==> flow/design.v <==
module ALU_STAGE (
  input clock_in,
  input [31:0] a_in,
  input [31:0] b_in,
  input [3:0] uop_in,
  output [31:0] result_out
);
reg [31:0] a_q;
reg [31:0] b_q;
reg [3:0] uop_q;
reg [31:0] result_q;
wire [31:0] alu_result;
ALU #(.DATA_WIDTH(32)) alu0 (
  .a_data_in(a_q),
  .b_data_in(b_q),
  .uop_in(uop_q),
  .result_out(alu_result)
);
always @(posedge clock_in) begin
  a_q <= a_in;
  b_q <= b_in;
  uop_q <= uop_in;
  result_q <= alu_result;
end
assign result_out = result_q;
endmodule

module ALU
  #(parameter DATA_WIDTH = 32)(
    input [DATA_WIDTH-1:0]  a_data_in,  
    input [DATA_WIDTH-1:0]  b_data_in,  
    input [3:0]             uop_in,
    output reg [DATA_WIDTH-1:0] result_out
);
always@(*) begin
  case(uop_in)
    4'b0000: result_out = a_data_in + b_data_in;
    4'b0001: result_out = a_data_in - b_data_in;
    4'b0010: result_out = a_data_in|b_data_in;
    4'b0011: result_out = a_data_in&b_data_in;
    4'b0100: result_out = a_data_in^b_data_in;
    4'b1000: result_out = a_data_in;
    4'b1001: result_out = b_data_in;
    4'b1010: result_out = ($signed(a_data_in)<$signed(b_data_in))?32'd1:32'd0;
    4'b1011: result_out = (a_data_in<b_data_in)?32'd1:32'd0;
    4'b1101: result_out = $signed(a_data_in) >>> b_data_in[4:0];
    4'b1110: result_out = a_data_in >> b_data_in[4:0];
    4'b1111: result_out = a_data_in << b_data_in[4:0];
    default: result_out = 32'h00000000;
  endcase
end
endmodule
Reports on ALU_STAGE

What the tools print for ALU_STAGE, step after step.
Line numbers count from 1 in the design file above.
Library cell names are shortened.
Not given: n/a

Design top: ALU_STAGE
Clock input: clock_in
Cell library: sky130hd
Library corner: tt_025C_1v80

Word-level counts

Source: Yosys, flattened and elaborated, memories not mapped. Widths are those after wreduce; folded enables and synchronous resets count as part of the registers. Registers that Yosys merges into a memory's read port (data or address) are not register bits. Print and check cells do not count.

Bits in registers: 100
Output and inout bits: 32

Eq/ne operators: 11
Bitwise logic cells: 3
$add $sub $neg: 2
Order comparisons: 2
Reduce/logical cells: 1
Multiplexer cells: 3
Shift-type cells: 3

Operator list:

| operator                                                               | count |
| 32-bit case mux with 12-bit select                                     | 1 |
| 32-bit < comparator                                                    | 2 |
| 32-bit adder                                                           | 1 |
| 32-bit subtractor                                                      | 1 |
| 32-bit bitwise AND                                                     | 1 |
| 32-bit bitwise OR                                                      | 1 |
| 32-bit XOR                                                             | 1 |
| 32-bit by 5-bit left shift with 32-bit output                          | 1 |
| 32-bit by 5-bit >> shifter with 32-bit output                          | 1 |
| 32-bit by 5-bit >>> shifter with 32-bit output                         | 1 |
| 4-bit equality test (second input constant)                            | 7 |
| 4-bit by 2-bit equality test with 1-bit output (second input constant) | 2 |
| 4-bit by 1-bit equality test with 1-bit output (second input constant) | 1 |
| 4-bit by 3-bit equality test with 1-bit output (second input constant) | 1 |
| 4-bit logical NOT                                                      | 1 |
| 1-bit 2-to-1 mux                                                       | 2 |

Longest topological paths

Depth = most cells in a row (Yosys ltp): at word level without a register or memory, in the mapped netlist without a sequential cell, where the memories' decode and read muxes count.

Word-level depth: 3
ABC_AREA: 0
Mapped depth: 16

After synthesis

Yosys stat after the flow's synthesis: flattened, memories mapped to cells. It holds for the ABC_AREA given above (unset counts as 0); a run with the other value may have another netlist.

Synthesis area: 10816.6 sq um
Buffers: 105
Mapped flip-flops: 100
Cells in the netlist: 1425
Area of sequential cells: 2001.9 sq um

Cells by type:

| cell     | count | area in all (sq um) |
| dfxtp_1  | 100   | 2001.92 |
| ha_1     | 99    | 1.24E+03 |
| mux4_2   | 43    | 968.429 |
| nor2_1   | 177   | 664.387 |
| o21ai_0  | 131   | 655.629 |
| a21oi_1  | 111   | 555.533 |
| nand2_1  | 119   | 446.678 |
| mux2i_1  | 38    | 380.365 |
| inv_1    | 86    | 322.81 |
| clkbuf_1 | 76    | 285.274 |
| a22oi_1  | 31    | 232.723 |
| a221oi_1 | 26    | 227.718 |
| a211oi_1 | 22    | 165.158 |
| a21o_1   | 20    | 150.144 |
| nor3_1   | 29    | 145.139 |
| nand3_1  | 26    | 130.125 |
| o211ai_1 | 15    | 112.608 |
| mux2_2   | 8     | 90.086 |

Other cell types: 71; their cells: 268.
The figures by module come from a second, unflattened synthesis with its own total; it is not the netlist above.

Cells (unflattened synthesis): 1354
Area (unflattened synthesis): 10759.1 sq um

Each row is one instance without its submodules.

By module:

| module              | instances | cells | area (sq um) |
| ALU (DATA_WIDTH=32) | 1         | 1254  | 8757.1 |
| ALU_STAGE           | 1         | 100   | 2001.9 |

Path before layout

Source: OpenSTA report_checks on the synthesized netlist (no wires, ideal clock, input and output delay 20% of the period each), path of least setup slack; recovery checks are left aside. Register names are those of the netlist, which keeps one name where synthesis merged equal registers.

Path kind: register to register
Start point: register b_q[2]
End point: register result_q[26]
Period: 4000 ps
Required time: 3880 ps
Setup slack: -366 ps
Path delay: 4366 ps
Data arrival time: 4246 ps
Driving pins on the path: 17
Time at the first pin: 0 ps
Buffers on the path: 4
Synthesis period reached: 4366 ps

"path delay" is the arrival time less input delay plus setup time.
"driving pins on the path" counts driving pins, that of a launching flip-flop among them; a cell with two outputs on the path counts twice.
"synthesis period reached" = period - worst setup slack (recovery checks aside). The figure is calculated, with input and output delays left at 20% of the set period.
The rows between start and end are the longest chain of elaborated cells between them; the timing report does not say that the signal goes this way. Where chains are equally long, one stands for them.
A line is the first line of the expression or statement that the cell stems from. Yosys adds cells for indexed reads and writes and turns some case tables into memories.

Cell sequence: dfxtp_1 -> clkbuf_1 -> inv_2 -> buf_1 -> clkbuf_1 -> buf_1 -> ha_1 -> a21o_1 -> a221oi_4 -> a21oi_2 -> a311o_1 -> a31oi_4 -> o221ai_2 -> o21ai_2 -> o41ai_1 -> a221o_1 -> a211o_1
Length of the longest elaborated chain: 2

RTL lines, path post-synthesis:

| item                               | RTL line | source |
| from (decl)                        | 9        | `reg [31:0] b_q;` |
| from (assign)                      | 21       | `b_q <= b_in;` |
| 32-bit subtractor                  | 38       | `4'b0001: result_out = a_data_in - b_data_in;` |
| 32-bit case mux with 12-bit select | 36       | `case(uop_in)` |
| to (assign)                        | 23       | `result_q <= alu_result;` |
| to (decl)                          | 11       | `reg [31:0] result_q;` |

Timing after layout

Path of least setup slack in the final report of record 3 (OpenROAD, finished layout, wires in). Where an end is a register, its clock arrival counts in the times.
The report prints the path's times to 10 ps; the period is as set.

Path kind: register to register
Start point: register a_q[0]
End point: register result_q[26]
Required time: 3950 ps
Time at the first pin: 350 ps
Setup slack: 150 ps
Buffers on the path: 0
Driving pins on the path: 13
Data arrival time: 3800 ps
Period: 3700 ps

Cell sequence: dfxtp_1 -> ha_1 -> fa_1 -> a21o_1 -> a221oi_4 -> a21oi_2 -> a311o_1 -> a31oi_4 -> o221ai_2 -> o21ai_2 -> o41ai_1 -> a221o_1 -> a211o_1

RTL lines, path after layout:

| item          | RTL line | source |
| from (decl)   | 8        | `reg [31:0] a_q;` |
| from (assign) | 20       | `a_q <= a_in;` |
| to (assign)   | 23       | `result_q <= alu_result;` |
| to (decl)     | 11       | `reg [31:0] result_q;` |

Chain of elaborated cells between the ends: none given.

Lab notebook: ALU_STAGE

ALU_STAGE through Yosys and OpenROAD on sky130hd: 5 stored runs, unordered, with their settings and measured results. The constraints put input and output delay at 20% of the set period each and load the outputs with 0.01 pF.
"clock period reached" is the run's clock period less its worst setup slack. It is reckoned from that one timing run; input and output delays stay at 20% of the period that was set.
"worst path time" = time allowed to the worst setup path (clock period - input delay - output delay, where it has them) - its slack; a late launch clock adds to it, a late capture clock takes from it.
"total power after layout": no workload was simulated; the value follows from the tool's default switching activity.
"worst path time" is known to 10 ps.
Among the settings, -- means not set for that run.
Among the results, -- means that no value is shown for the run.

| item                                      | record 1 | record 2 | record 3             | record 4 | record 5             |
| ABC_AREA                                  | 0        | 0        | --                   | 1        | 1                    |
| CAP_MARGIN                                | 10       | 35       | 20                   | 20       | 35                   |
| CELL_PAD_IN_SITES_DETAIL_PLACEMENT        | 2        | 2        | --                   | 2        | --                   |
| CELL_PAD_IN_SITES_GLOBAL_PLACEMENT        | 1        | --       | --                   | --       | --                   |
| CORE_ASPECT_RATIO                         | 1.36     | --       | --                   | --       | --                   |
| CORE_MARGIN                               | 9        | 10       | 2                    | 2        | 2                    |
| CORE_UTILIZATION                          | 44       | 44       | 40                   | 52       | 44                   |
| CTS_CLUSTER_SIZE                          | 32       | 86       | --                   | 56       | --                   |
| GPL_ROUTABILITY_DRIVEN                    | 0        | --       | --                   | 0        | --                   |
| HOLD_SLACK_MARGIN                         | 0.3      | --       | --                   | --       | --                   |
| MIN_ROUTING_LAYER                         | met2     | met2     | --                   | --       | met1                 |
| PLACE_DENSITY_LB_ADDON                    | 0.15     | 0.15     | --                   | --       | --                   |
| SETUP_SLACK_MARGIN                        | 0.01     | --       | --                   | --       | 0.12                 |
| SLEW_MARGIN                               | 5        | 30       | 20                   | 20       | 20                   |
| TNS_END_PERCENT                           | 45       | 45       | --                   | --       | 45                   |
| period_ns                                 | 2.14     | 2.14     | 3.7                  | 2.42     | 2.14                 |
| CTS_CLUSTER_DIAMETER                      | --       | --       | --                   | 122      | --                   |
| GPL_TIMING_DRIVEN                         | --       | --       | --                   | 0        | --                   |
| final utilization (%)                     | --       | --       | 47.9                 | --       | 62.5                 |
| worst hold slack in the final report (ps) | --       | --       | 580                  | --       | 466                  |
| worst slack on setup checks (ps)          | --       | --       | 151                  | --       | 22                   |
| standard-cell area after layout (sq um)   | --       | --       | 12797.3              | --       | 17829.6              |
| total power after layout (mW)             | --       | --       | 3.891                | --       | 7.922                |
| die outline area (sq um)                  | --       | --       | 28373.7              | --       | 30142.2              |
| total negative setup slack (ps)           | --       | --       | 0                    | --       | 0                    |
| worst path time (ps)                      | --       | --       | 3550                 | --       | 2120                 |
| critical path type                        | --       | --       | register to register | --       | register to register |
| clock period reached (ps)                 | --       | --       | 3549                 | --       | 2118                 |
| Yosys chip area after synthesis (sq um)   | --       | --       | 10816.6              | --       | 12658.4              |

Record 1: no final report: placement broke off with a tool error
Record 2: no final report: placement broke off with DPL-0033
Record 4: no final report: placement broke off with DPL-0033
